==> flow/design.v <==
`timescale 1ns / 1ps
module CPU(result,pc_value,r0_value,rf_we,instr,rst, clk);
input clk;
input rst;
input [15:0] instr;
output [15:0] result;
output [15:0] pc_value;
output [15:0] r0_value;
output rf_we;
wire [15:0] r0;
wire [15:0]out_ireg;
wire [3:0]out_idec_to_addrRdest;
wire [3:0]out_idec_to_addrRsrc;
wire [2:0]out_idec_to_alu_select;
wire [3:0]out_immHigh_idec;
wire out_wr_en_idec;
wire out_arith_mux_select0_idec;
wire out_arith_mux_select1_idec;
wire [15:0]out_arith_mux_to_alu_input;
wire [15:0] out_rfRsrc_to_arith_mux;
wire [15:0] out_imm_sign_extended_to_arith_mux;
wire [15:0] out_imm_zero_extended_to_arith_mux;
wire [15:0]out_rfRdest_to_alu;
wire [15:0] out_alu_to_mux;
wire C,V,N,Z;
wire [15:0] out_muxload;
wire select_mux_load;
wire select_mux_mov;
wire [15:0] out_left_shifted_to_muxload_in;
wire [15:0] out_ram_to_muxload_in;
wire ram_en;
wire [15:0]out_pc;
assign pc_value = out_pc;
assign r0_value = r0;
assign rf_we = out_wr_en_idec;
wire [2:0]select_mux_which_load;
wire [15:0] out_mov_mux;
wire [15:0] out_mux_to_rf;
assign result = out_mux_to_rf;
wire [15:0] out_shifter_to_select_mux_which_load;
wire [15:0] out_mux_to_shifter_in;
wire select_which_to_shift;
wire branch;
wire jump;
wire [15:0] bj_value;
wire select_br_or_jump;
wire [15:0] out_psr;
wire [15:0]input_psr;
assign input_psr[0] = C;
assign input_psr[1] = V;
assign input_psr[2] = N;
assign input_psr[3] = Z;
assign input_psr[15:4] = 12'b0;
inde dec(ram_en, select_br_or_jump, branch, jump, select_which_to_shift, select_mux_mov, select_mux_load,select_mux_which_load,out_immHigh_idec,out_idec_to_addrRdest, out_idec_to_addrRsrc, out_idec_to_alu_select, out_wr_en_idec,out_arith_mux_select1_idec, out_arith_mux_select0_idec, out_ireg, out_psr[3:0]);
reg16 inst_reg(rst, clk, instr, out_ireg);
reg16 psr(rst, clk, input_psr, out_psr);
multiplexer_4_1 arith_mux(out_arith_mux_to_alu_input, out_rfRsrc_to_arith_mux, out_imm_sign_extended_to_arith_mux, out_imm_zero_extended_to_arith_mux, 16'b0, out_arith_mux_select1_idec, out_arith_mux_select0_idec);
Sign_Ex_Test sign_extended(out_idec_to_addrRsrc, out_immHigh_idec, out_imm_sign_extended_to_arith_mux, out_left_shifted_to_muxload_in, out_imm_zero_extended_to_arith_mux);
ALU alu(out_alu_to_mux,C,V,N,Z,out_rfRdest_to_alu,out_arith_mux_to_alu_input,out_idec_to_alu_select);
reg_file	reg_file16(rst, clk, out_wr_en_idec, out_idec_to_addrRdest, out_idec_to_addrRsrc,out_idec_to_addrRdest, out_mux_to_rf,out_rfRdest_to_alu, out_rfRsrc_to_arith_mux, r0);
multiplexer_2_1 muxload(out_muxload, out_ram_to_muxload_in,out_left_shifted_to_muxload_in , select_mux_load);
multiplexer_8_1	which_to_load_wdat_mux(out_mux_to_rf, out_alu_to_mux, out_muxload, out_mov_mux, out_shifter_to_select_mux_which_load, out_pc, 16'b1111111111111111, 16'b1111111111111111, 16'b1111111111111111, select_mux_which_load);
multiplexer_2_1 mux_mov(out_mov_mux, out_rfRsrc_to_arith_mux,out_imm_zero_extended_to_arith_mux , select_mux_mov);
multiplexer_2_1 mux_which_shift(out_mux_to_shifter_in, out_rfRsrc_to_arith_mux,out_imm_sign_extended_to_arith_mux , select_which_to_shift);
shifter shift(out_shifter_to_select_mux_which_load, out_rfRdest_to_alu, out_mux_to_shifter_in);
PC pc(clk,rst, branch, jump,bj_value, out_pc);
multiplexer_2_1 mux_brach(bj_value, out_rfRsrc_to_arith_mux, out_imm_sign_extended_to_arith_mux , select_br_or_jump);
spblockram_data ram(clk, ram_en, out_idec_to_addrRsrc, out_rfRdest_to_alu, out_ram_to_muxload_in);
endmodule
module PC(clock,rst, branch, jump,bj_value, count);
	 input clock;
	 input branch;
	 input jump;
	 input rst;
	 input [15:0]bj_value;
	 reg [15:0] new_count;  
	 output [15:0] count;  
	assign count = new_count;
	 always @(posedge rst or posedge clock) begin
	 if(rst)
	 begin
	 new_count <= 0;
	 end
	 else if(branch)
	 begin
	 new_count <= new_count + bj_value;	 
	 end
	 else if(jump)
	 begin
	 new_count <= bj_value;
	 end
	 else
	 begin
	 new_count <= new_count + 16'd1;
	 end  
    end
	 endmodule
module inde(ram_en, select_br_or_jump, branch, jump, select_which_to_shift,select_mux_mov,select_mux_load,select_mux_which_load,immHigh, rdest, rsrc, alu_out, wr_en,arith_mux_select1, arith_mux_select0, instruction, out_psr);
input [15:0] instruction;
output reg [2:0] alu_out;
output reg arith_mux_select0;
output reg arith_mux_select1;
output reg wr_en;
output reg ram_en;
output reg select_mux_load;
output reg select_mux_mov;
output reg select_which_to_shift;
output reg select_br_or_jump;
input  [3:0]out_psr;
output [3:0] rdest;
output [3:0] rsrc;
output [3:0] immHigh;
output reg [2:0]select_mux_which_load;
output reg branch;
output reg jump;
wire [3:0] op;
wire [3:0] rdest;
wire [3:0] op_ex ;
wire [3:0] rsrc ;
wire [3:0] immLow ;
assign op     = instruction[15:12];
assign rdest  = instruction[11:8];
assign op_ex  = instruction[7:4];
assign rsrc   = instruction[3:0];
assign immLow = instruction[3:0];
assign immHigh = instruction[7:4];
always @(*)
begin
	branch<=1'b0;
	jump<=1'b0;
	wr_en<=1'b0;
	ram_en<=1'b0;
	select_mux_load<=1'b0;
	select_mux_mov<=1'b0;
	select_which_to_shift<=1'b0;
	select_br_or_jump<=1'b0;
	select_mux_which_load<=3'b000;
	arith_mux_select0<=1'b0;
	arith_mux_select1<=1'b0;
	alu_out<=3'b000;
	if(op == 4'b0000)
	begin
	branch<=1'b0;
	jump<=1'b0;
	if(op_ex == 4'b1101)
	begin
	wr_en <= 1;
	select_mux_which_load <= 3'b010;
	select_mux_mov<=0;	 
	end
	else if(op_ex == 4'b1011)
	begin
	wr_en <= 0;
	select_mux_which_load <= 3'b000;
	arith_mux_select0 <= 1'b0;				 
	arith_mux_select1 <= 1'b0;	
	alu_out <= 3'b100;	 
	end
	else
	begin
	wr_en <= 1;
	select_mux_which_load <= 3'b000;
	arith_mux_select0 <= 1'b0;				 
	arith_mux_select1 <= 1'b0;	
	case(op_ex)
				4'b0101:alu_out <= 3'b000;	 
				4'b1001:alu_out <= 3'b001;	 
				4'b0001:alu_out <= 3'b010;	 
				4'b0010:alu_out <= 3'b011;	 
				4'b0011:alu_out <= 3'b100;	 
	endcase
	end
	end
	else if(op == 4'b0100)
	begin
	if (op_ex==4'b0000)
	begin
	branch<=1'b0;
	jump<=1'b0;
	wr_en <= 1; 
	select_mux_which_load <= 3'b001;
	select_mux_load<=0;	 
	ram_en <= 0;
	end	
	else if(op_ex == 4'b0100)	 
	begin
	branch<=1'b0;
	jump<=1'b0;
	wr_en <= 0; 
	ram_en <= 1;
	end
	else if (op_ex==4'b1100)
	begin
	if(rdest == 4'b0000)	 
	begin
	if(out_psr[3] == 1'b1)
	begin
	branch<=1'b0;
	jump<=1'b1;
	select_br_or_jump <= 1'b0;
	end
	else
	begin
	branch<=1'b0;
	jump<=1'b0;
	end
	end
	else if(rdest == 4'b0001)	 
	begin
	if(out_psr[3] == 1'b1)
	begin
	branch<=1'b0;
	jump<=1'b0;
	end
	else
	begin		
	branch<=1'b0;
	jump<=1'b1;
	select_br_or_jump <= 1'b0;
	end
	end
	end
	else if(op_ex==4'b1000)
	begin
	select_mux_which_load <= 3'b100; 
	wr_en <= 1;
	select_br_or_jump <= 1'b0;	
	branch<=1'b0;
	jump<=1'b1;
	end
	end
	else if(op == 4'b1111)
	begin
	branch<=1'b0;
	jump<=1'b0;
	wr_en <= 1;
	select_mux_which_load <= 3'b001;
	select_mux_load<=1;  
	ram_en <= 0;
	end
	else if(op == 4'b1101)
	begin
	branch<=1'b0;
	jump<=1'b0;
	wr_en <= 1;
	select_mux_which_load <= 3'b010;
	select_mux_mov<=1;  
	end
	else if(op == 4'b1000)
	begin
	if (op_ex==4'b0100)
	begin
	branch<=1'b0;
	jump<=1'b0;
	wr_en <= 1; 
	select_mux_which_load <= 3'b011;
	select_which_to_shift <= 0;	 
	end	
	else if (op_ex==4'b0000)
	begin
	branch<=1'b0;
	jump<=1'b0;
	wr_en <= 1; 
	select_mux_which_load <= 3'b011;
	select_which_to_shift <= 1;	 
	end	
	else if (op_ex==4'b0001)
	begin
	branch<=1'b0;
	jump<=1'b0;
	wr_en <= 1; 
	select_mux_which_load <= 3'b011;
	select_which_to_shift <= 1;	 
	end	
	end
	else if(op == 4'b1100)	 
	begin 
	if(rdest == 4'b0000)	 
	begin
	if(out_psr[3] == 1'b1)
	begin
	wr_en<= 1'b0;
	select_br_or_jump <= 1'b1;
	branch<=1'b1;
	jump<=1'b0;
	end
	else
	begin
	branch<=1'b0;
	jump<=1'b0;
	end
	end
	else if(rdest == 4'b0001)	 
	begin
	if(out_psr[3] == 1'b1)
	begin
	branch<=1'b0;
	jump<=1'b0;
	end
	else
	begin		
	select_br_or_jump <= 1'b1;
	branch<=1'b1;
	jump<=1'b0;
	end
	end
	end
	else if(op == 4'b0101)
	begin
	branch<=1'b0;
	jump<=1'b0;
	select_mux_which_load <= 3'b000;
	wr_en <= 1;
	arith_mux_select0 <= 1'b1;					 
	arith_mux_select1 <= 1'b0;	
	alu_out <= 3'b000;	 
	end
	else if(op == 4'b1001)
	begin
	branch<=1'b0;
	jump<=1'b0;
	select_mux_which_load <= 3'b000;
	wr_en <= 1;
	arith_mux_select0 <= 1'b1;					 
	arith_mux_select1 <= 1'b0;	
	alu_out <= 3'b001;	 
	end
	else if(op == 4'b1011)
	begin
	branch<=1'b0;
	jump<=1'b0;
	select_mux_which_load <= 3'b000;
	wr_en <= 0;
	arith_mux_select0 <= 1'b1;					 
	arith_mux_select1 <= 1'b0;		
	alu_out <= 3'b100;	 
	end
	else if(op == 4'b0001)
	begin
	branch<=1'b0;
	jump<=1'b0;
	select_mux_which_load <= 3'b000;
	wr_en <= 1;
	arith_mux_select0 <= 1'b0;					 
	arith_mux_select1 <= 1'b1;					 
	alu_out <= 3'b010;	 
	end
	else if(op == 4'b0010)
	begin
	branch<=1'b0;
	jump<=1'b0;
	select_mux_which_load <= 3'b000;
	wr_en <= 1;
	arith_mux_select0 <= 1'b0;					 
	arith_mux_select1 <= 1'b1;	
	alu_out <= 3'b011;	 
	end
	else if(op == 4'b0011)
	begin
	branch<=1'b0;
	jump<=1'b0;
	select_mux_which_load <= 3'b000;
	wr_en <= 1;
	arith_mux_select0 <= 1'b0;					 
	arith_mux_select1 <= 1'b1;		
	alu_out <= 3'b100;	 
	end
end
endmodule
module shifter(shifted_result, shifting_value, amount_of_shift);
input [15:0]amount_of_shift;
input [15:0]shifting_value;
output reg [15:0]shifted_result;
wire [3:0]amount ;
assign amount = amount_of_shift[3:0];
always @ (amount_of_shift or shifting_value)
begin
if(amount_of_shift[4] == 0)
begin
shifted_result <= shifting_value << amount;
end
else
begin
shifted_result <= shifting_value >> amount;
end
end
endmodule
module Sign_Ex_Test(immLow, immHigh, imm_sign_extended,left_shifted_value,zero_extended_value);
   output [15:0] imm_sign_extended;  
	output [15:0] left_shifted_value;
	output [15:0] zero_extended_value;
   input [3:0] immLow ;
	input [3:0] immHigh;
	wire [7:0]a;
	assign a = {immHigh,immLow};
	assign imm_sign_extended ={{8{a[7]}}, a};
	assign left_shifted_value={a, 8'b00000000};
	assign zero_extended_value={8'b00000000, a};
endmodule
module ALU(Y,C,V,N,Z,A,B,Op);
    output [15:0] Y;
    output C;  
    output N;  
    output V;  
    output Z;  
    input [15:0] A;
    input [15:0] B;
    input [2:0] Op;
    wire  [15:0] 	 AS, And, Or, Xor, Not, Xnor;
    wire 	 s; 
    wire 	 Vas;
    wire 	 Cas;
   carry_select_adder_subtractor addsub(AS, Cas, Vas, A, B, Op[0]);       
   andop aluand(And, A, B);                                               
   orop aluor(Or, A, B);                                                  
   xorop aluxor(Xor, A, B);                                               
   notop alunot(Not, A);                                                  
   xnorop aluxnor(Xnor, A, B);                                            
multiplexer_8_1 muxy(Y, AS, AS, And, Or, Xor, Not, Xnor, 16'b0, Op);  
   nor(s, Op[1], Op[2]);    
   and(C, Cas, s);
   and(V, Vas, s);
   and(N, Y[15], s);        
   zero z(Z, Y);            
endmodule
module andop(Y, A, B);
   output [15:0] Y;   
   input [15:0]  A;   
   input [15:0]  B;   
   and(Y[0], A[0], B[0]);
   and(Y[1], A[1], B[1]);
   and(Y[2], A[2], B[2]);
   and(Y[3], A[3], B[3]);
   and(Y[4], A[4], B[4]);
   and(Y[5], A[5], B[5]);
   and(Y[6], A[6], B[6]);
   and(Y[7], A[7], B[7]);
   and(Y[8], A[8], B[8]);
   and(Y[9], A[9], B[9]);
   and(Y[10], A[10], B[10]);
   and(Y[11], A[11], B[11]);
   and(Y[12], A[12], B[12]);
   and(Y[13], A[13], B[13]);
   and(Y[14], A[14], B[14]);
   and(Y[15], A[15], B[15]);
endmodule
module orop(Y, A, B);
   output [15:0] Y;  
   input [15:0]  A;  
   input [15:0]  B;  
   or(Y[0], A[0], B[0]);
   or(Y[1], A[1], B[1]);
   or(Y[2], A[2], B[2]);
   or(Y[3], A[3], B[3]);
   or(Y[4], A[4], B[4]);
   or(Y[5], A[5], B[5]);
   or(Y[6], A[6], B[6]);
   or(Y[7], A[7], B[7]);
   or(Y[8], A[8], B[8]);
   or(Y[9], A[9], B[9]);
   or(Y[10], A[10], B[10]);
   or(Y[11], A[11], B[11]);
   or(Y[12], A[12], B[12]);
   or(Y[13], A[13], B[13]);
   or(Y[14], A[14], B[14]);
   or(Y[15], A[15], B[15]);
endmodule
module xorop(Y, A, B);
   output [15:0] Y;  
   input [15:0]  A;  
   input [15:0]  B;  
   xor(Y[0], A[0], B[0]);
   xor(Y[1], A[1], B[1]);
   xor(Y[2], A[2], B[2]);
   xor(Y[3], A[3], B[3]);
   xor(Y[4], A[4], B[4]);
   xor(Y[5], A[5], B[5]);
   xor(Y[6], A[6], B[6]);
   xor(Y[7], A[7], B[7]);
   xor(Y[8], A[8], B[8]);
   xor(Y[9], A[9], B[9]);
   xor(Y[10], A[10], B[10]);
   xor(Y[11], A[11], B[11]);
   xor(Y[12], A[12], B[12]);
   xor(Y[13], A[13], B[13]);
   xor(Y[14], A[14], B[14]);
   xor(Y[15], A[15], B[15]);
endmodule
module notop(Y, A);
   output [15:0] Y;  
   input [15:0]  A;  
   not(Y[0], A[0]);
   not(Y[1], A[1]);
   not(Y[2], A[2]);
   not(Y[3], A[3]);
   not(Y[4], A[4]);
   not(Y[5], A[5]);
   not(Y[6], A[6]);
   not(Y[7], A[7]);
   not(Y[8], A[8]);
   not(Y[9], A[9]);
   not(Y[10], A[10]);
   not(Y[11], A[11]);
   not(Y[12], A[12]);
   not(Y[13], A[13]);
   not(Y[14], A[14]);
   not(Y[15], A[15]);
endmodule
module xnorop(Y, A, B);
   output [15:0] Y;  
   input [15:0]  A;  
   input [15:0]  B;  
   xnor(Y[0], A[0], B[0]);
   xnor(Y[1], A[1], B[1]);
   xnor(Y[2], A[2], B[2]);
   xnor(Y[3], A[3], B[3]);
   xnor(Y[4], A[4], B[4]);
   xnor(Y[5], A[5], B[5]);
   xnor(Y[6], A[6], B[6]);
   xnor(Y[7], A[7], B[7]);
   xnor(Y[8], A[8], B[8]);
   xnor(Y[9], A[9], B[9]);
   xnor(Y[10], A[10], B[10]);
   xnor(Y[11], A[11], B[11]);
   xnor(Y[12], A[12], B[12]);
   xnor(Y[13], A[13], B[13]);
   xnor(Y[14], A[14], B[14]);
   xnor(Y[15], A[15], B[15]);
endmodule
module zero(Z, A);
   output Z;         
   input [15:0]  A;  
   wire [15:0] 	 Y;  
   xnor(Y[0], A[0], 1'b0);
   xnor(Y[1], A[1], 1'b0);
   xnor(Y[2], A[2], 1'b0);
   xnor(Y[3], A[3], 1'b0);
   xnor(Y[4], A[4], 1'b0);
   xnor(Y[5], A[5], 1'b0);
   xnor(Y[6], A[6], 1'b0);
   xnor(Y[7], A[7], 1'b0);
   xnor(Y[8], A[8], 1'b0);
   xnor(Y[9], A[9], 1'b0);
   xnor(Y[10], A[10], 1'b0);
   xnor(Y[11], A[11], 1'b0);
   xnor(Y[12], A[12], 1'b0);
   xnor(Y[13], A[13], 1'b0);
   xnor(Y[14], A[14], 1'b0);
   xnor(Y[15], A[15], 1'b0);
   and(Z, Y[0], Y[1], Y[2], Y[3], Y[4],
       Y[5], Y[6], Y[7], Y[8],
       Y[9], Y[10], Y[11], Y[12],
       Y[13], Y[14], Y[15]);
endmodule
module carry_select_adder_subtractor(S, C, V, A, B, Op);
   output [15:0] S;    
   output 	 C;    
   output 	 V;    
   input [15:0]  A;    
   input [15:0]  B;    
   input 	 Op;   
   wire 	 C15;  
   wire [15:0] 	 Bx;
   xor(Bx[0], B[0], Op);
   xor(Bx[1], B[1], Op);
   xor(Bx[2], B[2], Op);
   xor(Bx[3], B[3], Op);
   xor(Bx[4], B[4], Op);
   xor(Bx[5], B[5], Op);
   xor(Bx[6], B[6], Op);
   xor(Bx[7], B[7], Op);
   xor(Bx[8], B[8], Op);
   xor(Bx[9], B[9], Op);
   xor(Bx[10], B[10], Op);
   xor(Bx[11], B[11], Op);
   xor(Bx[12], B[12], Op);
   xor(Bx[13], B[13], Op);
   xor(Bx[14], B[14], Op);
   xor(Bx[15], B[15], Op);
   xor(C, C15, Op);             
   carry_select_adder csa(S, C15, V, A, Bx, Op);   
endmodule
module carry_select_adder(S, C, V, A, B, Cin);
   output [15:0] S;    
   output 	 C;    
   output 	 V;    
   input [15:0]  A;    
   input [15:0]  B;    
   input 	 Cin;  
   wire [3:0] 	S1_0;    
   wire [3:0] 	S1_1;    
   wire [3:0] 	S2_0;    
   wire [3:0] 	S2_1;    
   wire [3:0] 	S3_0;    
   wire [3:0] 	S3_1;    
   wire 	C1_0;    
   wire 	C1_1;    
   wire 	C2_0;    
   wire 	C2_1;    
   wire 	C3_0;    
   wire 	C3_1;    
   wire 	C0;      
   wire 	C1;      
   wire 	C2;      
   wire         V0;      
   wire 	V1_0;    
   wire 	V1_1;    
   wire 	V2_0;    
   wire 	V2_1;    
   wire 	V3_0;    
   wire 	V3_1;    
   ripple_carry_adder rc_nibble_0(S[3:0], C0, V0, A[3:0], B[3:0], Cin);               
   ripple_carry_adder rc_nibble_1_carry_0(S1_0, C1_0, V1_0, A[7:4], B[7:4], 1'b0);       
   ripple_carry_adder rc_nibble_1_carry_1(S1_1, C1_1, V1_1, A[7:4], B[7:4], 1'b1);       
   ripple_carry_adder rc_nibble_2_carry_0(S2_0, C2_0, V2_0, A[11:8], B[11:8], 1'b0);     
   ripple_carry_adder rc_nibble_2_carry_1(S2_1, C2_1, V2_1, A[11:8], B[11:8], 1'b1);     
   ripple_carry_adder rc_nibble_3_carry_0(S3_0, C3_0, V3_0, A[15:12], B[15:12], 1'b0);   
   ripple_carry_adder rc_nibble_3_carry_1(S3_1, C3_1, V3_1, A[15:12], B[15:12], 1'b1);   
   multiplexer_2_1 #(1) muxc1(C1, C1_0, C1_1, C0);  
   multiplexer_2_1 #(1) muxc2(C2, C2_0, C2_1, C1);  
   multiplexer_2_1 #(1) muxc(C, C3_0, C3_1, C2);    
   multiplexer_2_1 #(1) muxv(V, V3_0, V3_1, C2);    
   multiplexer_2_1 #(4) muxs1(S[7:4], S1_0, S1_1, C0);     
   multiplexer_2_1 #(4) muxs2(S[11:8], S2_0, S2_1, C1);    
   multiplexer_2_1 #(4) muxs3(S[15:12], S3_0, S3_1, C2);   
endmodule
module ripple_carry_adder(S, C, V, A, B, Cin);
   output [3:0] S;    
   output 	C;    
   output       V;    
   input [3:0] 	A;    
   input [3:0] 	B;    
   input 	Cin;  
   wire 	C0;  
   wire 	C1;  
   wire 	C2;  
   full_adder fa0(S[0], C0, A[0], B[0], Cin);     
   full_adder fa1(S[1], C1, A[1], B[1], C0);
   full_adder fa2(S[2], C2, A[2], B[2], C1);
   full_adder fa3(S[3], C, A[3], B[3], C2);     
   xor(V, C, C2);   
endmodule
module full_adder(S, Cout, A, B, Cin);
   output S;
   output Cout;
   input  A;
   input  B;
   input  Cin;
   wire   w1;
   wire   w2;
   wire   w3;
   wire   w4;
   xor(w1, A, B);
   xor(S, Cin, w1);
   and(w2, A, B);   
   and(w3, A, Cin);
   and(w4, B, Cin);   
   or(Cout, w2, w3, w4);
endmodule
module multiplexer_2_1(X, A0, A1,S);
   parameter WIDTH=16;      
   output [WIDTH-1:0] X;    
   input [WIDTH-1:0]  A1;   
   input [WIDTH-1:0]  A0;   
   input 	      S;   
   assign X = (S == 1'b0) ? A0 : A1;
endmodule
module multiplexer_4_1(X, A0, A1, A2, A3, S1, S0);
   parameter WIDTH=16;      
   output [WIDTH-1:0] X;    
   input [WIDTH-1:0]  A3;   
   input [WIDTH-1:0]  A2;   
   input [WIDTH-1:0]  A1;   
   input [WIDTH-1:0]  A0;   
   input 	      S0;   
   input 	      S1;   
   assign X = (S1 == 0 
	       ? (S0 == 0 
		  ? A0        
		  : A1)       
	       : (S0 == 0 
		  ? A2        
		  : A3));     
endmodule
module multiplexer_8_1(X, A0, A1, A2, A3, A4, A5, A6, A7, S);
   parameter WIDTH=16;      
   output [WIDTH-1:0] X;    
   input [WIDTH-1:0]  A7;   
   input [WIDTH-1:0]  A6;   
   input [WIDTH-1:0]  A5;   
   input [WIDTH-1:0]  A4;   
   input [WIDTH-1:0]  A3;   
   input [WIDTH-1:0]  A2;   
   input [WIDTH-1:0]  A1;   
   input [WIDTH-1:0]  A0;   
   input [2:0]	      S;   
   assign X = (S[2] == 0 
	       ? (S[1] == 0 
		  ? (S[0] == 0 
		     ? A0        
		     : A1)       
		  : (S[0] == 0 
		     ? A2        
		     : A3))      
	       : (S[1] == 0 
		  ? (S[0] == 0 
		     ? A4        
		     : A5)       
		  : (S[0] == 0 
		     ? A6        
		     : A7)));    
endmodule
module reg_file(rst, clk, wr_en, rd0_addr, rd1_addr,wr_addr, wr_data,rd0_data, rd1_data, r0);
			input rst;
            input clk;
            input wr_en;
            input [3:0] rd0_addr;
            input [3:0] rd1_addr;
            input [3:0] wr_addr;
            input [15:0] wr_data;
            output [15:0] rd0_data;
            output [15:0] rd1_data;
			output [15:0] r0;
    reg [15:0] mem [15:0];
    integer i;
	 assign rd0_data = mem[rd0_addr];
	assign rd1_data = mem[rd1_addr];
	assign r0 = mem[0];
    always @(posedge rst or posedge clk)
    begin
        if (rst) begin
            for (i=0; i<16; i=i+1)
                mem[i] <= 0;
        end
        else if (wr_en) begin
            mem[wr_addr] <= wr_data;
        end
    end
endmodule
module reg16 (reset, CLK, D, Q);
input reset;
input CLK;
input [15:0] D;
output [15:0] Q;
reg [15:0] Q;
always @(posedge reset or posedge CLK)
if (reset)
Q <= 0;
else
Q <= D;
endmodule
module spblockram_data (clk, we, a, di, dout);		 
input clk;
input we;
input [3:0] a;
input [15:0] di;
output [15:0] dout;
reg [15:0] RAM[15:0];
always @(posedge clk) begin
if (we == 1'b1)
RAM[a] <= di;
end
assign dout = RAM[a];
endmodule
## Tool chain data of CPU

Module CPU before and after one edit of its RTL, step after step.
"before" refers to lines of the RTL above, "after" to lines of the edited file.
"difference": "after" minus "before" as printed here. "rel. change": 100 x difference / "before".
Operators carry their Yosys type and port widths (W data, S select, Z words).
Library cell names are shortened.
The mark - stands for no value.

| inputs | value |
|---|---|
| top | CPU |
| clock port | clk |
| cell library | sky130hd |
| timing corner | tt_025C_1v80 |

## Diff

The edit as a unified diff against the file above.
A script made this edit. It changes what the design does and was not meant as an optimisation.

```diff
@@ -92,5 +92,5 @@
 	 else
 	 begin
-	 new_count <= new_count + 16'd1;
+	 new_count <= new_count | 16'd1;
 	 end  
     end
```

## Elaborated design

Counts by Yosys on the flattened word-level netlist (proc, flatten, opt, wreduce). Print and check cells are left out. Cells with the same type and inputs are merged into one.
Yosys's memory passes give these memory sizes; they may raise the number of words (mostly to a power of two), join words into wider ones and drop unused or constant bits.

Word-level totals:

| item | before | after | difference | rel. change (%) |
|---|---|---|---|---|
| RAM bits | 256 | 256 | 0 | 0.00 |
| memories | 1 | 1 | 0 | 0.00 |
| register bits after elaboration | 292 | 292 | 0 | 0.00 |
| input bits | 18 | 18 | 0 | 0.00 |
| word-level cells | 512 | 513 | +1 | +0.20 |

Operators by class:

| item | before | after | difference | rel. change (%) |
|---|---|---|---|---|
| multiplexer cells | 132 | 132 | 0 | 0.00 |
| reductions and logical operators | 20 | 21 | +1 | +5.00 |
| equal/unequal tests | 50 | 50 | 0 | 0.00 |
| add/subtract/negate cells | 2 | 1 | -1 | -50.00 |
| bitwise logic cells | 286 | 286 | 0 | 0.00 |
| shift-type cells | 2 | 2 | 0 | 0.00 |

Memory list:

| item | before | after |
|---|---|---|
| words x width with read and write ports | ram.RAM 16x16 r1 w1 | ram.RAM 16x16 r1 w1 |

Operators with widths:

| operator | before | after | difference | rel. change (%) |
|---|---|---|---|---|
| $add A16 B1 Y16 const B | 1 | 0 | -1 | -100.00 |
| $reduce_bool A2 Y1 | 0 | 1 | +1 | - |
| $and A1 B1 Y1 | 94 | 94 | 0 | 0.00 |
| $mux W1 | 75 | 75 | 0 | 0.00 |
| $xor A1 B1 Y1 | 73 | 73 | 0 | 0.00 |
| $or A1 B1 Y1 | 67 | 67 | 0 | 0.00 |
| $not A1 Y1 | 52 | 52 | 0 | 0.00 |
| $eq A4 B4 Y1 const B | 27 | 27 | 0 | 0.00 |
| $mux W3 | 25 | 25 | 0 | 0.00 |
| $mux W16 | 21 | 21 | 0 | 0.00 |
| $reduce_and A2 Y1 | 16 | 16 | 0 | 0.00 |
| $eq A4 B3 Y1 const B | 11 | 11 | 0 | 0.00 |
| $eq A4 B2 Y1 const B | 8 | 8 | 0 | 0.00 |
| $eq A4 B1 Y1 const B | 4 | 4 | 0 | 0.00 |
| $logic_not A4 Y1 | 4 | 4 | 0 | 0.00 |
| $mux W4 | 4 | 4 | 0 | 0.00 |
| $mux W2 | 2 | 2 | 0 | 0.00 |
| $pmux W16 S16 | 2 | 2 | 0 | 0.00 |
| $add A16 B16 Y16 | 1 | 1 | 0 | 0.00 |
| $mux W5 | 1 | 1 | 0 | 0.00 |
| $mux W8 | 1 | 1 | 0 | 0.00 |
| $pmux W3 S4 | 1 | 1 | 0 | 0.00 |
| $shl A16 B4 Y16 | 1 | 1 | 0 | 0.00 |
| $shr A16 B4 Y16 | 1 | 1 | 0 | 0.00 |

## Depth

Longest topological path by Yosys (ltp), each cell counted once; first at word level (registers and memories cut), then after technology mapping (sequential cells cut; the memories' decode and read muxes count).

Logic depth:

| item | before | after | difference | rel. change (%) |
|---|---|---|---|---|
| depth in word-level cells | 48 | 48 | 0 | 0.00 |
| ABC_AREA | 0 | 0 | - | - |
| depth in mapped cells | 27 | 27 | 0 | 0.00 |
| mapped depth without buffers | 20 | 21 | +1 | +5.00 |

## Mapped cells and area

Source: synth_stat.txt of the flow (Yosys; design flattened, memories mapped). It holds for the ABC_AREA given above (unset counts as 0); a run with the other value may have another netlist.

Mapped netlist:

| item | before | after | difference | rel. change (%) |
|---|---|---|---|---|
| sequential part of the area (mm^2) | 0.0149193 | 0.0149193 | 0.0000000 | 0.00 |
| cell count | 3,033 | 3,014 | -19 | -0.63 |
| mapped area (mm^2) | 0.0317329 | 0.0313626 | -0.0003703 | -1.17 |
| buffers | 220 | 244 | +24 | +10.91 |
| mapped flip-flops | 545 | 545 | 0 | 0.00 |

Cell types:

| cell | before | after | difference | rel. change (%) |
|---|---|---|---|---|
| nand2_1 | 346 | 432 | +86 | +24.86 |
| nor2_1 | 237 | 168 | -69 | -29.11 |
| o21ai_0 | 258 | 314 | +56 | +21.71 |
| a21oi_1 | 172 | 132 | -40 | -23.26 |
| mux2i_1 | 59 | 82 | +23 | +38.98 |
| clkbuf_1 | 93 | 114 | +21 | +22.58 |
| o31ai_1 | 27 | 8 | -19 | -70.37 |
| nand2b_1 | 34 | 18 | -16 | -47.06 |
| o21ai_2 | 4 | 19 | +15 | +375.00 |
| nand3_1 | 76 | 62 | -14 | -18.42 |
| buf_4 | 20 | 34 | +14 | +70.00 |
| a22o_1 | 15 | 28 | +13 | +86.67 |
| and3_1 | 33 | 21 | -12 | -36.36 |
| nand3b_1 | 30 | 42 | +12 | +40.00 |
| mux2_2 | 49 | 38 | -11 | -22.45 |
| buf_2 | 71 | 61 | -10 | -14.08 |
| nor2b_1 | 27 | 37 | +10 | +37.04 |
| a22oi_1 | 45 | 37 | -8 | -17.78 |

The list need not be complete.
By module: a second synthesis without flattening, with its own total; a netlist apart from the flattened one above.

Second synthesis, totals:

| item | before | after | difference | rel. change (%) |
|---|---|---|---|---|
| cell total of the unflattened synthesis | 2,572 | 2,532 | -40 | -1.56 |
| area total of the unflattened synthesis (mm^2) | 0.0342366 | 0.0340664 | -0.0001702 | -0.50 |

Rows give one instance, submodules left out.

By module, before:

| module | sequential area (mm^2) | area (mm^2) | times used | cells |
|---|---|---|---|---|
| reg_file | 0.0064061 | 0.0143588 | 1 | 1,236 |
| spblockram_data | 0.0076874 | 0.0097706 | 1 | 418 |
| multiplexer_8_1 | 0 | 0.001071 | 2 | 57 |
| PC | 0.0004004 | 0.0016904 | 1 | 211 |
| shifter | 0 | 0.0016153 | 1 | 183 |
| multiplexer_2_1 | 0 | 0.000249 | 4 | 18 |
| reg16 | 0.0004004 | 0.0004041 | 2 | 17 |
| full_adder | 0 | 0.00002 | 28 | 1 |
| inde | 0 | 0.0004542 | 1 | 72 |
| multiplexer_4_1 | 0 | 0.0004242 | 1 | 20 |
| Sign_Ex_Test | 0 | 0.0003641 | 1 | 49 |
| carry_select_adder_subtractor | 0 | 0.0001802 | 1 | 19 |
| xnorop | 0 | 0.0001401 | 1 | 16 |
| xorop | 0 | 0.0001401 | 1 | 16 |

before: Modules not listed: 10.

By module, after:

| module | sequential area (mm^2) | area (mm^2) | times used | cells |
|---|---|---|---|---|
| reg_file | 0.0064061 | 0.0143588 | 1 | 1,236 |
| spblockram_data | 0.0076874 | 0.0097706 | 1 | 418 |
| multiplexer_8_1 | 0 | 0.001071 | 2 | 57 |
| shifter | 0 | 0.0016153 | 1 | 183 |
| PC | 0.0004004 | 0.0015202 | 1 | 171 |
| multiplexer_2_1 | 0 | 0.000249 | 4 | 18 |
| reg16 | 0.0004004 | 0.0004041 | 2 | 17 |
| full_adder | 0 | 0.00002 | 28 | 1 |
| inde | 0 | 0.0004542 | 1 | 72 |
| multiplexer_4_1 | 0 | 0.0004242 | 1 | 20 |
| Sign_Ex_Test | 0 | 0.0003641 | 1 | 49 |
| carry_select_adder_subtractor | 0 | 0.0001802 | 1 | 19 |
| xnorop | 0 | 0.0001401 | 1 | 16 |
| xorop | 0 | 0.0001401 | 1 | 16 |

after: Modules not listed: 10.

## Worst setup path after synthesis

Source: OpenSTA report_checks on the synthesized netlist (no wires, ideal clock, input and output delay 20% of the period each), path of least setup slack; recovery checks are left aside. Register names are those of the netlist, which keeps one name where synthesis merged equal registers.

Path after synthesis:

| item | before | after | difference | rel. change (%) |
|---|---|---|---|---|
| path kind | register to output | register to output | - | - |
| start | register inst_reg.Q[12] | register inst_reg.Q[1] | - | - |
| end | output result[15] | output result[15] | - | - |
| launch time at the first pin (ps) | 0 | 0 | 0 | - |
| period (ps) | 9,000 | 9,000 | 0 | 0.00 |
| data arrival time (ps) | 6,037 | 5,833 | -204 | -3.38 |
| path buffers | 7 | 12 | +5 | +71.43 |
| data required time (ps) | 7,200 | 7,200 | 0 | 0.00 |
| path delay (ps) | 6,037 | 5,833 | -204 | -3.38 |
| setup slack (ps) | 1,163 | 1,367 | +204 | - |
| stages on the path | 25 | 28 | +3 | +12.00 |
| output delay (ps) | 1,800 | 1,800 | 0 | 0.00 |
| period reached after synthesis (ps) | 7,837 | 7,633 | -204 | -2.60 |

"path delay" = arrival - input delay + setup time.
At an output port there is no setup time.
"stages on the path": output pins that drive a net of the path, with the launching flip-flop's if there is one; two outputs of one cell count as two.
"period reached after synthesis" is the clock period less the worst setup slack; recovery checks do not enter. This is arithmetic on one report: input and output delays are still those of the set period (20% each).
The rows between start and end are the longest chain of elaborated cells between them; the timing report does not say that the signal goes this way. Where chains are equally long, one stands for them.
A line is the first line of the expression or statement that the cell stems from. Yosys adds cells for indexed reads and writes and turns some case tables into memories.

| on the way, after synthesis, before | value |
|---|---|
| cells stage by stage | dfrtp_1 > or4_1 > buf_2 > a211o_1 > nand2b_1 > buf_2 > buf_2 > buf_2 > buf_2 > buf_2 > xnor2_1 > fa_1 > fa_1 > fa_1 > nor2_1 > a21oi_1 > a21oi_1 > nand3_2 > a2111oi_4 > a2111oi_4 > a211o_1 > a211oi_2 > o2111ai_2 > buf_6 > nand2_1 |
| length of the longest elaborated chain | 35 |
| elaborated cells on any way between the ends | 210 |
| classes of those cells | 11 x eq/ne; 2 x shift; 72 x mux; 124 x logic; 1 x reduce/logical |

Ends and longest elaborated chain, after synthesis, before:

| item | line | source |
|---|---|---|
| start, declared | 744 | `output [15:0] Q;` |
| start, assigned | 748 | `Q <= 0;` |
| start, assigned | 750 | `Q <= D;` |
| $eq A4 B2 Y1 | 358 | `else if(op == 4'b0011)` |
| $mux W1 | 358 |  |
| $mux W1 | 348 | `else if(op == 4'b0010)` |
| $mux W1 | 338 | `else if(op == 4'b0001)` |
| $mux W1 | 328 | `else if(op == 4'b1011)` |
| $mux W1 | 318 | `else if(op == 4'b1001)` |
| $mux W1 | 308 | `else if(op == 4'b0101)` |
| [... 20 more ...] | - |  |
| $mux W1 x2 | 666 | `assign X = (S == 1'b0) ? A0 : A1;` |
| $mux W4 | 666 |  |
| $mux W16 | 698 | `? (S[1] == 0` |
| $mux W16 | 697 | `assign X = (S[2] == 0` |
| $mux W16 | 699 | `? (S[0] == 0` |
| $mux W16 | 698 |  |
| $mux W16 | 697 |  |
| end, declared | 6 | `output [15:0] result;` |

| on the way, after synthesis, after | value |
|---|---|
| cells stage by stage | dfrtp_1 > buf_2 > buf_6 > buf_6 > buf_4 > buf_2 > buf_4 > buf_4 > buf_6 > buf_4 > buf_4 > clkbuf_1 > nand2_1 > o21ai_0 > xnor2_1 > fa_1 > fa_1 > fa_1 > nor2_1 > a21oi_1 > a211o_1 > a21o_1 > a211o_1 > a221oi_4 > mux2i_1 > o22ai_2 > buf_6 > inv_2 |
| length of the longest elaborated chain | 25 |
| elaborated cells on any way between the ends | 163 |
| classes of those cells | 15 x eq/ne; 2 x shift; 21 x mux; 123 x logic; 1 x reduce/logical; 1 x memory |

Ends and longest elaborated chain, after synthesis, after:

| item | line | source |
|---|---|---|
| start, declared | 744 | `output [15:0] Q;` |
| start, assigned | 748 | `Q <= 0;` |
| start, assigned | 750 | `Q <= D;` |
| $eq A4 B4 Y1 | 727 | `assign rd1_data = mem[rd1_addr];` |
| $pmux W16 S16 | 727 |  |
| $mux W16 | 678 | `? (S0 == 0` |
| $mux W16 | 677 | `assign X = (S1 == 0` |
| $xor A1 B1 Y1 | 568 | `xor(Bx[4], B[4], Op);` |
| $and A1 B1 Y1 | 655 | `and(w2, A, B);` |
| $or A1 B1 Y1 x2 | 658 | `or(Cout, w2, w3, w4);` |
| [... 9 more ...] | - |  |
| $mux W1 x2 | 666 | `assign X = (S == 1'b0) ? A0 : A1;` |
| $mux W4 | 666 |  |
| $mux W16 | 698 | `? (S[1] == 0` |
| $mux W16 | 697 | `assign X = (S[2] == 0` |
| $mux W16 | 699 | `? (S[0] == 0` |
| $mux W16 | 698 |  |
| $mux W16 | 697 |  |
| end, declared | 6 | `output [15:0] result;` |

## Path in the finished layout

Path of least setup slack in the final report of each run of pair 1 (OpenROAD, finished layout, wires in). Where an end is a register, its clock arrival counts in the times.
The report prints the path's times to 10 ps; the period is as set.

Path after layout:

| item | before | after | difference | rel. change (%) |
|---|---|---|---|---|
| path kind | register to output | register to output | - | - |
| start | register inst_reg.Q[2] | register inst_reg.Q[2] | - | - |
| end | output result[11] | output result[14] | - | - |
| path buffers | 3 | 4 | +1 | +33.33 |
| launch time at the first pin (ps) | 650 | 610 | -40 | -6.15 |
| setup slack (ps) | 150 | 190 | +40 | - |
| stages on the path | 23 | 26 | +3 | +13.04 |
| data arrival time (ps) | 7,050 | 7,010 | -40 | -0.57 |
| period (ps) | 9,000 | 9,000 | 0 | 0.00 |
| data required time (ps) | 7,200 | 7,200 | 0 | 0.00 |
| output delay (ps) | 1,800 | 1,800 | 0 | 0.00 |

The rows between start and end are the longest chain of elaborated cells between them; the timing report does not say that the signal goes this way. Where chains are equally long, one stands for them.

| on the way, after layout, before | value |
|---|---|
| cells stage by stage | dfrtp_4 > buf_4 > and3b_1 > a32oi_1 > o22a_1 > a31oi_2 > mux2i_2 > xnor2_1 > fa_1 > fa_1 > fa_1 > nor2_1 > a21oi_2 > a21oi_1 > nand3_2 > and4b_1 > nor4_4 > and3_1 > nor3_1 > buf_4 > o31a_2 > inv_1 > clkdlybuf4s50_1 |
| length of the longest elaborated chain | 24 |
| elaborated cells on any way between the ends | 128 |
| classes of those cells | 15 x eq/ne; 2 x shift; 20 x mux; 89 x logic; 1 x reduce/logical; 1 x memory |

Ends and longest elaborated chain, after layout, before:

| item | line | source |
|---|---|---|
| start, declared | 744 | `output [15:0] Q;` |
| start, assigned | 748 | `Q <= 0;` |
| start, assigned | 750 | `Q <= D;` |
| $eq A4 B4 Y1 | 727 | `assign rd1_data = mem[rd1_addr];` |
| $pmux W16 S16 | 727 |  |
| $mux W16 | 678 | `? (S0 == 0` |
| $mux W16 | 677 | `assign X = (S1 == 0` |
| $xor A1 B1 Y1 | 568 | `xor(Bx[4], B[4], Op);` |
| $and A1 B1 Y1 | 655 | `and(w2, A, B);` |
| $or A1 B1 Y1 x2 | 658 | `or(Cout, w2, w3, w4);` |
| [... 9 more ...] | - |  |
| $mux W1 | 666 | `assign X = (S == 1'b0) ? A0 : A1;` |
| $mux W4 | 666 |  |
| $mux W16 | 698 | `? (S[1] == 0` |
| $mux W16 | 697 | `assign X = (S[2] == 0` |
| $mux W16 | 699 | `? (S[0] == 0` |
| $mux W16 | 698 |  |
| $mux W16 | 697 |  |
| end, declared | 6 | `output [15:0] result;` |

| on the way, after layout, after | value |
|---|---|
| cells stage by stage | dfrtp_4 > nor2b_2 > a22o_1 > a2111oi_2 > o2111a_2 > or2_2 > o21a_1 > inv_2 > nand2_1 > o21ai_0 > fa_2 > fa_1 > fa_2 > nor2_1 > a21oi_1 > buf_4 > a211o_4 > a21o_1 > a211o_1 > a221oi_4 > buf_4 > mux2i_1 > o21ai_2 > buf_4 > inv_2 > clkdlybuf4s50_1 |
| length of the longest elaborated chain | 25 |
| elaborated cells on any way between the ends | 153 |
| classes of those cells | 15 x eq/ne; 2 x shift; 21 x mux; 113 x logic; 1 x reduce/logical; 1 x memory |

Ends and longest elaborated chain, after layout, after:

| item | line | source |
|---|---|---|
| start, declared | 744 | `output [15:0] Q;` |
| start, assigned | 748 | `Q <= 0;` |
| start, assigned | 750 | `Q <= D;` |
| $eq A4 B4 Y1 | 727 | `assign rd1_data = mem[rd1_addr];` |
| $pmux W16 S16 | 727 |  |
| $mux W16 | 678 | `? (S0 == 0` |
| $mux W16 | 677 | `assign X = (S1 == 0` |
| $xor A1 B1 Y1 | 568 | `xor(Bx[4], B[4], Op);` |
| $and A1 B1 Y1 | 655 | `and(w2, A, B);` |
| $or A1 B1 Y1 x2 | 658 | `or(Cout, w2, w3, w4);` |
| [... 9 more ...] | - |  |
| $mux W1 x2 | 666 | `assign X = (S == 1'b0) ? A0 : A1;` |
| $mux W4 | 666 |  |
| $mux W16 | 698 | `? (S[1] == 0` |
| $mux W16 | 697 | `assign X = (S[2] == 0` |
| $mux W16 | 699 | `? (S[0] == 0` |
| $mux W16 | 698 |  |
| $mux W16 | 697 |  |
| end, declared | 6 | `output [15:0] result;` |

## Layout results

Runs of the flow (Yosys, OpenROAD) on both versions; the two runs of a pair have the same settings. The constraints put input and output delay at 20% of the set period each and load the outputs with 0.01 pF.

| flow settings, pair 1 | value |
|---|---|
| CORE_UTILIZATION | 40 |
| PLACE_DENSITY | 0.6 |
| period_ns | 9.0 |
| CAP_MARGIN | 20 |
| CORE_MARGIN | 2 |
| SLEW_MARGIN | 20 |

Measured results, pair 1:

| item | before | after | difference | rel. change (%) |
|---|---|---|---|---|
| setup total negative slack (ps) | 0 | 0 | 0 | - |
| die outline area (mm^2) | 0.0816016 | 0.0806617 | -0.0009399 | -1.15 |
| area of the synthesized netlist (mm^2) | 0.0317329 | 0.0313626 | -0.0003703 | -1.17 |
| worst setup slack after layout (ps) | 155 | 187 | +32 | - |
| worst hold slack in the final report (ps) | 512 | 514 | +2 | - |
| overall power (mW) | 10.715 | 10.552 | -0.163 | -1.52 |
| area of the standard cells in the finished layout (mm^2) | 0.036211 | 0.0357443 | -0.0004667 | -1.29 |
| period achieved (ps) | 8,845 | 8,813 | -32 | -0.36 |
| post-route utilization (%) | 46.0 | 46.1 | +0.1 | - |

| flow settings, pair 2 | value |
|---|---|
| ABC_AREA | 0 |
| CAP_MARGIN | 5 |
| CELL_PAD_IN_SITES_DETAIL_PLACEMENT | 2 |
| CELL_PAD_IN_SITES_GLOBAL_PLACEMENT | 3 |
| CORE_ASPECT_RATIO | 0.5 |
| CORE_MARGIN | 2 |
| CORE_UTILIZATION | 23 |
| CTS_CLUSTER_DIAMETER | 91 |
| GPL_ROUTABILITY_DRIVEN | 1 |
| HOLD_SLACK_MARGIN | 0.01 |
| PLACE_DENSITY_LB_ADDON | 0.23 |
| SETUP_SLACK_MARGIN | -0.94 |
| SLEW_MARGIN | 40 |
| TNS_END_PERCENT | 35 |
| period_ns | 15.2 |

Measured results, pair 2:

| item | before | after | difference | rel. change (%) |
|---|---|---|---|---|
| setup total negative slack (ps) | 0 | 0 | 0 | - |
| die outline area (mm^2) | 0.141138 | 0.139508 | -0.001630 | -1.15 |
| area of the synthesized netlist (mm^2) | 0.0317329 | 0.0313626 | -0.0003703 | -1.17 |
| worst setup slack after layout (ps) | 3,516 | 3,223 | -293 | - |
| worst hold slack in the final report (ps) | 528 | 497 | -31 | - |
| overall power (mW) | 6.455 | 6.336 | -0.119 | -1.84 |
| area of the standard cells in the finished layout (mm^2) | 0.0370168 | 0.036465 | -0.0005518 | -1.49 |
| period achieved (ps) | 11,684 | 11,977 | +293 | +2.51 |
| post-route utilization (%) | 27.0 | 27.1 | +0.1 | - |

By "period achieved" is meant the clock period of the run minus its worst setup slack. This is arithmetic on one report: input and output delays are still those of the set period (20% each).
"overall power": no workload was simulated; the value follows from the tool's default switching activity.
